==> flow/design.v <==
		`timescale 1ns / 1ps
module lab4_2( 
              input wire      mode,
              input wire[2:0] opCode,
              input wire[3:0] value,
              input clk,
              input reset,
              output reg[9:0] result,
              output reg cacheFull,
              output reg invalidOp,
              output reg overflow);
	reg [2:0] opcode_array[0:31];
	reg [3:0] value_array[0:31];
	integer i;
	reg [10:0] counter;
	reg [10:0] counter2;
	reg [20:0] p0;
	reg [20:0] p1;
	reg [10:0] temp_for_p0_p1_change;	
	reg temp_for_bit_change;
	reg [6:0] PC;
	reg [6:0] begin_PC;
	reg flag;
    always @(posedge clk or posedge reset) begin 
		if(reset) begin
			for(i=0;i<32;i=i+1)begin
				opcode_array[i] = 0;
				value_array[i] = 0;
			end
		   invalidOp = 0;  
			cacheFull = 0;
			overflow = 0;
		   counter = 0;	  
		   counter2= 0;	  
		   p0 = 0;	  
		   p1 = 0;  
		   PC = 0;
		   flag = 0;
		   begin_PC = 0;
		   result = 0;
		end else begin
			if(mode == 1) begin 
				temp_for_p0_p1_change = p0;
			   if(opcode_array[PC] == 0) begin		  
					p0 = p0 + value_array[PC]; 			  
			   end
			   if(opcode_array[PC] == 1) begin
					p0 = p0 + p1 + value_array[PC];				  
			   end
			   if(opcode_array[PC] == 2) begin
					p0 = p0 * p1 + value_array[PC];					
			   end
			   if(opcode_array[PC] == 4) begin 
					counter2 = 0;
					for(i=0;i<10;i=i+1) begin			
						if(p0[i] == 1) counter2 = counter2 + 1; 						
					end			
					p0 = counter2;	  
			   end
			   if(opcode_array[PC] == 5) begin
					for(i=0;i<5;i=i+1) begin
						temp_for_bit_change = p0[i];			
						p0[i] = p0[9-i];			
						p0[9-i] = temp_for_bit_change;
					end
			   end
			   if(opcode_array[PC] == 6) begin					
					begin_PC = value_array[PC];
			   end
			   flag = 0;
			   for(i=10;i<21;i=i+1)begin				  
					if (p0[i] == 1) flag = 1;
					p0[i] = 0;
			   end
				if(flag == 0) begin		
					overflow = 0;	
				end	
				else begin	
					overflow = 1;	
				end
				PC = PC + 1;
				if(PC >= counter) begin  
					PC = begin_PC;			  
				end
				p1 = temp_for_p0_p1_change; 
				result = p0;
			end else begin 
				if(opCode == 3 || opCode == 7)begin	
					invalidOp = 1;	
				end else begin			
					invalidOp = 0;	
					if(counter > 31) begin		
						cacheFull = 1;		
					end else begin	
						opcode_array[counter] = opCode;	
						value_array[counter] = value;	
						counter = counter + 1;
					end
				end
			end
		end 		
    end
endmodule
Appendix: tool output

==> Tool chain data of lab4_2 <==
Each step is given for the RTL above and for the edited RTL.
"before" refers to lines of the RTL above, "after" to lines of the edited file.
"change" is "after" less "before", of the values as shown; "change_rel_pct" is that difference over "before", in percent.
Operators: Yosys type, input widths -> output width; for muxes data width and select width s.
Library cell names are shortened.
{ "setup": {"design": "lab4_2", "clock": "clk", "cell_library": "sky130hd", "lib_corner": "tt_025C_1v80"} }

==> Edit of the RTL <==
Unified diff, file above to edited file.
The edited RTL no longer does the same as the RTL above: the edit was made by script, with no optimisation intended.
begin of diff
@@ -79,5 +79,5 @@
 					overflow = 1;	
 				end
-				PC = PC + 1;
+				PC = PC - 1;
 				if(PC >= counter) begin  
 					PC = begin_PC;			  
end of diff

==> Elaborated design <==
Counts by Yosys on the flattened word-level netlist (proc, flatten, opt, wreduce). Print and check cells are left out. Cells with the same type and inputs are merged into one.
{ "bits": {"columns": ["item", "before", "after", "change", "change_rel_pct"], "rows": [
  ["output_inout_bits", 13, 13, 0, 0.00],
  ["ff_bits", 272, 272, 0, 0.00],
  ["in_bits", 10, 10, 0, 0.00],
  ["elab_cells", 399, 399, 0, 0.00]
]} }
{ "op_classes": {"columns": ["item", "before", "after", "change", "change_rel_pct"], "rows": [
  ["eq_ne", 69, 69, 0, 0.00],
  ["bitwise", 35, 35, 0, 0.00],
  ["add_sub_neg", 15, 15, 0, 0.00],
  ["cmp", 2, 2, 0, 0.00],
  ["reduce_logical", 70, 70, 0, 0.00],
  ["mux", 135, 135, 0, 0.00],
  ["n_mul", 1, 1, 0, 0.00]
]} }
{ "op_table": {"columns": ["operator", "before", "after", "change", "change_rel_pct"], "rows": [
  ["$add 7x1->7 const B", 1, 0, -1, -100.00],
  ["$sub 7x1->7 const B", 0, 1, 1, null],
  ["$mux 4", 38, 38, 0, 0.00],
  ["$not 1->1", 35, 35, 0, 0.00],
  ["$mux 3", 33, 33, 0, 0.00],
  ["$eq 5x5->1 const B", 32, 32, 0, 0.00],
  ["$reduce_and 4->1", 32, 32, 0, 0.00],
  ["$reduce_or 31->1", 32, 32, 0, 0.00],
  ["$mux 11", 28, 28, 0, 0.00],
  ["$mux 1", 25, 25, 0, 0.00],
  ["$eq 5x4->1 const B", 16, 16, 0, 0.00],
  ["$add 11x1->11 const B", 10, 10, 0, 0.00],
  ["$eq 5x3->1 const B", 8, 8, 0, 0.00],
  ["$mux 21", 7, 7, 0, 0.00],
  ["$eq 3x3->1 const B", 4, 4, 0, 0.00],
  ["$eq 5x2->1 const B", 4, 4, 0, 0.00],
  ["$add 21x4->21", 2, 2, 0, 0.00],
  ["$eq 3x2->1 const B", 2, 2, 0, 0.00],
  ["$eq 5x1->1 const B", 2, 2, 0, 0.00],
  ["$logic_not 5->1", 2, 2, 0, 0.00],
  ["$mux 7", 2, 2, 0, 0.00],
  ["$reduce_and 3->1", 2, 2, 0, 0.00],
  ["$add 10x4->11", 1, 1, 0, 0.00],
  ["$add 21x10->21", 1, 1, 0, 0.00],
  ["$eq 3x1->1 const B", 1, 1, 0, 0.00],
  ["$ge 7x11->1", 1, 1, 0, 0.00],
  ["$gt 11x5->1 const B", 1, 1, 0, 0.00],
  ["$logic_not 3->1", 1, 1, 0, 0.00]
]} }
The list need not be complete.

==> Logic depth <==
Yosys ltp: most cells in a row. Word level: on the elaborated netlist, between registers, memories and ports. Mapped: between sequential cells and ports; inverters and the memories' decode and read muxes count.
{ "depth": {"columns": ["item", "before", "after", "change", "change_rel_pct"], "rows": [
  ["word_depth", 69, 69, 0, 0.00],
  ["abc_area", "0", "0", null, null],
  ["mapped_depth", 63, 58, -5, -7.94],
  ["ltp_nobuf", 58, 55, -3, -5.17]
]} }

==> Mapped cells and area <==
The flow's flattened synthesis, as Yosys stat reports it; memories are mapped. The netlist is that of the ABC_AREA named above (0 if unset); the other value can give another one.
{ "by_type": {"columns": ["type", "before", "after", "change", "change_rel_pct"], "rows": [
  ["nor2_1", 73, 101, 28, 38.36],
  ["mux2_2", 242, 254, 12, 4.96],
  ["inv_1", 146, 135, -11, -7.53],
  ["nand4_1", 16, 9, -7, -43.75],
  ["o221ai_1", 3, 10, 7, 233.33],
  ["mux2i_1", 29, 23, -6, -20.69],
  ["o22ai_1", 13, 19, 6, 46.15],
  ["a21o_1", 18, 13, -5, -27.78],
  ["o21bai_1", 18, 13, -5, -27.78],
  ["nor3_1", 13, 18, 5, 38.46],
  ["a221o_1", 5, 0, -5, -100.00],
  ["nand3b_1", 5, 10, 5, 100.00],
  ["a211oi_1", 4, 9, 5, 125.00],
  ["o211a_1", 2, 7, 5, 250.00],
  ["a21oi_1", 83, 79, -4, -4.82],
  ["o21ai_1", 9, 13, 4, 44.44],
  ["a211o_1", 1, 5, 4, 400.00],
  ["a2111oi_0", 0, 4, 4, null]
]} }
The list need not be complete.
{ "mapped": {"columns": ["item", "before", "after", "change", "change_rel_pct"], "rows": [
  ["ff_cells", 272, 272, 0, 0.00],
  ["buf_cells", 111, 115, 4, 3.60],
  ["cell_count", 1902, 1944, 42, 2.21],
  ["synth_area_mm2", 0.0196864, 0.0199116, 0.0002252, 1.14]
]} }

==> Path before layout <==
Source: OpenSTA report_checks on the synthesized netlist (no wires, ideal clock, input and output delay 20% of the period each), path of least setup slack; recovery checks are left aside. Register names are those of the netlist, which keeps one name where synthesis merged equal registers.
{ "synth_timing": {"columns": ["item", "before", "after", "change", "change_rel_pct"], "rows": [
  ["kind", "reg2reg", "reg2reg", null, null],
  ["from", "register PC[2]", "register PC[0]", null, null],
  ["to", "register p0[4]", "register p0[4]", null, null],
  ["path_stages", 59, 56, -3, -5.08],
  ["path_delay_ns", 13.020, 11.742, -1.278, -9.82],
  ["required_ns", 12.380, 12.380, 0.000, 0.00],
  ["arrival_ns", 12.900, 11.622, -1.278, -9.91],
  ["slack_ns", -0.519, 0.758, 1.277, null],
  ["t_first_pin_ns", 0.000, 0.000, 0.000, null],
  ["clock_period_ns", 12.5, 12.5, 0.0, 0.00],
  ["path_buffers", 7, 4, -3, -42.86],
  ["setup_time_ns", 0.120, 0.120, 0.000, null],
  ["synth_period_reached_ns", 13.019, 11.742, -1.277, -9.81]
]} }
"path_delay_ns" = arrival - input delay + setup time.
"path_stages" counts driving pins, that of a launching flip-flop among them; a cell with two outputs on the path counts twice.
"synth_period_reached_ns" is the clock period less the worst setup slack; recovery checks do not enter. This is arithmetic on one report: input and output delays are still those of the set period (20% each).
The rows between start and end are the longest chain of elaborated cells between them; the timing report does not say that the signal goes this way. Where chains are equally long, one stands for them.
Each line given opens the expression or statement behind the cell; cells for indexed reads and writes are added by Yosys, which also makes memories of some case tables.
A register here has more assigning lines than the two given.
{ "synth_between_before": {"cell_sequence": "dfrtp_1 -> buf_4 -> buf_2 -> buf_1 -> clkbuf_1 -> buf_1 -> and3_1 -> ha_1 -> buf_1 -> nor3_1 -> o211a_1 -> nand3_1 -> clkbuf_1 -> nor2_1 -> a31oi_1 -> ha_1 -> fa_1 -> mux2i_1 -> [... 23 more ...] -> inv_1 -> o311ai_0 -> a21boi_0 -> ha_1 -> mux2i_1 -> a21o_1 -> inv_1 -> ha_1 -> nand2_1 -> o21ai_0 -> ha_1 -> nand2_1 -> xnor3_1 -> or3_1 -> or4_4 -> a211oi_2 -> and3b_1 -> a31o_1", "elab_chain_cells": 57} }
{ "synth_lines_before": {"columns": ["item", "line", "text"], "rows": [
  ["start: declaration", 21, "reg [6:0] PC;"],
  ["start: assignment", 81, "PC = PC + 1;"],
  ["start: assignment", 83, "PC = begin_PC;"],
  ["$eq 5x5->1", 44, "if(opcode_array[PC] == 0) begin"],
  ["$pmux 3 s32", 44, null],
  ["$mux 3", 42, "if(mode == 1) begin"],
  ["$logic_not 3->1", 44, null],
  ["$mux 4", 44, null],
  ["$mux 4", 42, null],
  ["$add 10x4->11", 45, "p0 = p0 + value_array[PC];"],
  ["[... 43 more ...]", null, null],
  ["$mux 11", 53, "if(opcode_array[PC] == 4) begin"],
  ["$mux 11", 42, null],
  ["$add 11x1->11", 56, "if(p0[i] == 1) counter2 = counter2 + 1;"],
  ["$mux 11", 56, null],
  ["$mux 21", 53, null],
  ["$mux 21", 42, null],
  ["$mux 1", 60, "if(opcode_array[PC] == 5) begin"],
  ["end: assignment", 58, "p0 = counter2;"],
  ["end: assignment", 63, "p0[i] = p0[9-i];"],
  ["end: declaration", 17, "reg [20:0] p0;"]
]} }
{ "synth_between_after": {"cell_sequence": "dfrtp_1 -> inv_1 -> ha_1 -> clkbuf_1 -> clkbuf_1 -> a31oi_1 -> o221ai_1 -> buf_2 -> clkbuf_1 -> a31oi_1 -> ha_1 -> fa_1 -> xnor2_1 -> a21oi_1 -> fa_1 -> fa_1 -> nor3_1 -> a221oi_4 -> [... 20 more ...] -> nand2_1 -> nand2_1 -> ha_1 -> nand2b_1 -> o21a_1 -> ha_1 -> mux2i_1 -> a41oi_1 -> ha_1 -> nand2_1 -> nand2_1 -> ha_1 -> o211a_1 -> nand3_1 -> or3b_1 -> a21bo_2 -> o2111ai_1 -> o211a_1", "elab_chain_cells": 57} }
{ "synth_lines_after": {"columns": ["item", "line", "text"], "rows": [
  ["start: declaration", 21, "reg [6:0] PC;"],
  ["start: assignment", 81, "PC = PC - 1;"],
  ["start: assignment", 83, "PC = begin_PC;"],
  ["$eq 5x5->1", 44, "if(opcode_array[PC] == 0) begin"],
  ["$pmux 3 s32", 44, null],
  ["$mux 3", 42, "if(mode == 1) begin"],
  ["$logic_not 3->1", 44, null],
  ["$mux 4", 44, null],
  ["$mux 4", 42, null],
  ["$add 10x4->11", 45, "p0 = p0 + value_array[PC];"],
  ["[... 43 more ...]", null, null],
  ["$mux 11", 53, "if(opcode_array[PC] == 4) begin"],
  ["$mux 11", 42, null],
  ["$add 11x1->11", 56, "if(p0[i] == 1) counter2 = counter2 + 1;"],
  ["$mux 11", 56, null],
  ["$mux 21", 53, null],
  ["$mux 21", 42, null],
  ["$mux 1", 60, "if(opcode_array[PC] == 5) begin"],
  ["end: assignment", 58, "p0 = counter2;"],
  ["end: assignment", 63, "p0[i] = p0[9-i];"],
  ["end: declaration", 17, "reg [20:0] p0;"]
]} }

==> Timing after layout <==
From the final timing report of the runs of pair A: the path of least setup slack in the routed layout; clock arrival at registers is part of the times.
{ "layout_timing": {"columns": ["item", "before", "after", "change", "change_rel_pct"], "rows": [
  ["kind", "reg2reg", "reg2reg", null, null],
  ["from", "register PC[1]", "register PC[2]", null, null],
  ["to", "register p0[4]", "register p0[4]", null, null],
  ["slack_ns", 0.45, 0.54, 0.09, null],
  ["clock_period_ns", 12.5, 12.5, 0.0, 0.00],
  ["setup_time_ns", 0.11, 0.11, 0.00, null],
  ["path_stages", 55, 57, 2, 3.64],
  ["arrival_ns", 12.51, 12.42, -0.09, -0.72],
  ["required_ns", 12.96, 12.97, 0.01, 0.08],
  ["t_first_pin_ns", 0.58, 0.58, 0.00, 0.00],
  ["path_buffers", 1, 3, 2, 200.00]
]} }
The rows between start and end are the longest chain of elaborated cells between them; the timing report does not say that the signal goes this way. Where chains are equally long, one stands for them.
A register here has more assigning lines than the two given.
{ "layout_between_before": {"cell_sequence": "dfrtp_1 -> ha_2 -> and3_2 -> ha_4 -> a22oi_2 -> o21ai_0 -> a21oi_1 -> nand4_1 -> a221oi_2 -> a31oi_2 -> ha_2 -> fa_2 -> mux2i_2 -> fa_1 -> inv_1 -> ha_1 -> fa_1 -> a21boi_4 -> [... 19 more ...] -> ha_1 -> mux2i_1 -> a21o_1 -> inv_1 -> ha_1 -> nand2_1 -> o21ai_0 -> ha_1 -> nand2_2 -> o311ai_4 -> ha_1 -> mux2_2 -> ha_2 -> nand4_1 -> or4_4 -> a211oi_2 -> and3b_1 -> a31o_1", "elab_chain_cells": 57} }
{ "layout_lines_before": {"columns": ["item", "line", "text"], "rows": [
  ["start: declaration", 21, "reg [6:0] PC;"],
  ["start: assignment", 81, "PC = PC + 1;"],
  ["start: assignment", 83, "PC = begin_PC;"],
  ["$eq 5x5->1", 44, "if(opcode_array[PC] == 0) begin"],
  ["$pmux 3 s32", 44, null],
  ["$mux 3", 42, "if(mode == 1) begin"],
  ["$logic_not 3->1", 44, null],
  ["$mux 4", 44, null],
  ["$mux 4", 42, null],
  ["$add 10x4->11", 45, "p0 = p0 + value_array[PC];"],
  ["[... 43 more ...]", null, null],
  ["$mux 11", 53, "if(opcode_array[PC] == 4) begin"],
  ["$mux 11", 42, null],
  ["$add 11x1->11", 56, "if(p0[i] == 1) counter2 = counter2 + 1;"],
  ["$mux 11", 56, null],
  ["$mux 21", 53, null],
  ["$mux 21", 42, null],
  ["$mux 1", 60, "if(opcode_array[PC] == 5) begin"],
  ["end: assignment", 58, "p0 = counter2;"],
  ["end: assignment", 63, "p0[i] = p0[9-i];"],
  ["end: declaration", 17, "reg [20:0] p0;"]
]} }
{ "layout_between_after": {"cell_sequence": "dfrtp_4 -> buf_4 -> buf_4 -> and2_1 -> nand3_1 -> o21ai_0 -> a21oi_1 -> o2111ai_1 -> a31oi_1 -> a41oi_1 -> buf_4 -> fa_1 -> mux2i_1 -> fa_1 -> inv_1 -> ha_1 -> fa_1 -> nor3_2 -> [... 21 more ...] -> nand2_2 -> nand2_1 -> ha_1 -> nand2b_1 -> o21a_1 -> ha_1 -> mux2i_1 -> a41oi_1 -> ha_1 -> nand2_1 -> nand2_1 -> ha_1 -> o211a_1 -> nand3_1 -> or3b_1 -> a21bo_2 -> o2111ai_1 -> o211a_1", "elab_chain_cells": 57} }
{ "layout_lines_after": {"columns": ["item", "line", "text"], "rows": [
  ["start: declaration", 21, "reg [6:0] PC;"],
  ["start: assignment", 81, "PC = PC - 1;"],
  ["start: assignment", 83, "PC = begin_PC;"],
  ["$eq 5x5->1", 44, "if(opcode_array[PC] == 0) begin"],
  ["$pmux 3 s32", 44, null],
  ["$mux 3", 42, "if(mode == 1) begin"],
  ["$logic_not 3->1", 44, null],
  ["$mux 4", 44, null],
  ["$mux 4", 42, null],
  ["$add 10x4->11", 45, "p0 = p0 + value_array[PC];"],
  ["[... 43 more ...]", null, null],
  ["$mux 11", 53, "if(opcode_array[PC] == 4) begin"],
  ["$mux 11", 42, null],
  ["$add 11x1->11", 56, "if(p0[i] == 1) counter2 = counter2 + 1;"],
  ["$mux 11", 56, null],
  ["$mux 21", 53, null],
  ["$mux 21", 42, null],
  ["$mux 1", 60, "if(opcode_array[PC] == 5) begin"],
  ["end: assignment", 58, "p0 = counter2;"],
  ["end: assignment", 63, "p0[i] = p0[9-i];"],
  ["end: declaration", 17, "reg [20:0] p0;"]
]} }

==> Flow runs <==
Both versions went through the flow (Yosys, OpenROAD) with the same settings in each pair. Constraints: input delay and output delay 20% of the set period each, output load 0.01 pF.
{ "settings_pair_A": {"CORE_UTILIZATION": 40, "period_ns": 12.5, "CAP_MARGIN": 20, "CORE_MARGIN": 2, "SLEW_MARGIN": 20} }
{ "measured_pair_A": {"columns": ["item", "before", "after", "change", "change_rel_pct"], "rows": [
  ["achieved_clock_period_ns", 12.051, 11.956, -0.095, -0.79],
  ["timing.setup.tns_ns", 0.000, 0.000, 0.000, null],
  ["synthesis_area_mm2", 0.0196864, 0.0199116, 0.0002252, 1.14],
  ["setup_worst_slack_ns", 0.449, 0.544, 0.095, null],
  ["utilization_pct", 45.6, 45.4, -0.2, null],
  ["die_area_mm2", 0.051006, 0.051579, 0.000573, 1.12],
  ["cell_area_final_mm2", 0.0222451, 0.0222651, 0.0000200, 0.09],
  ["ws_hold_ns", 0.376, 0.380, 0.004, null]
]} }
{ "settings_pair_B": {"CELL_PAD_IN_SITES_DETAIL_PLACEMENT": 1, "CORE_ASPECT_RATIO": 0.56, "CORE_UTILIZATION": 25, "CTS_CLUSTER_DIAMETER": 373, "GPL_TIMING_DRIVEN": 1, "HOLD_SLACK_MARGIN": 0.14, "MAX_ROUTING_LAYER": "met5", "MIN_ROUTING_LAYER": "met2", "PLACE_DENSITY_LB_ADDON": 0.06, "TNS_END_PERCENT": 70, "period_ns": 16.7, "CAP_MARGIN": 20, "CORE_MARGIN": 2, "SLEW_MARGIN": 20} }
{ "measured_pair_B": {"columns": ["item", "before", "after", "change", "change_rel_pct"], "rows": [
  ["achieved_clock_period_ns", 15.606, 15.110, -0.496, -3.18],
  ["timing.setup.tns_ns", 0.000, 0.000, 0.000, null],
  ["synthesis_area_mm2", 0.0196864, 0.0199116, 0.0002252, 1.14],
  ["setup_worst_slack_ns", 1.093, 1.590, 0.497, null],
  ["utilization_pct", 28.9, 28.6, -0.3, null],
  ["die_area_mm2", 0.081102, 0.0820154, 0.0009134, 1.13],
  ["cell_area_final_mm2", 0.0223452, 0.0225679, 0.0002227, 1.00],
  ["ws_hold_ns", 0.386, 0.385, -0.001, null]
]} }
By "achieved_clock_period_ns" is meant the clock period of the run minus its worst setup slack. This is arithmetic on one report: input and output delays are still those of the set period (20% each).
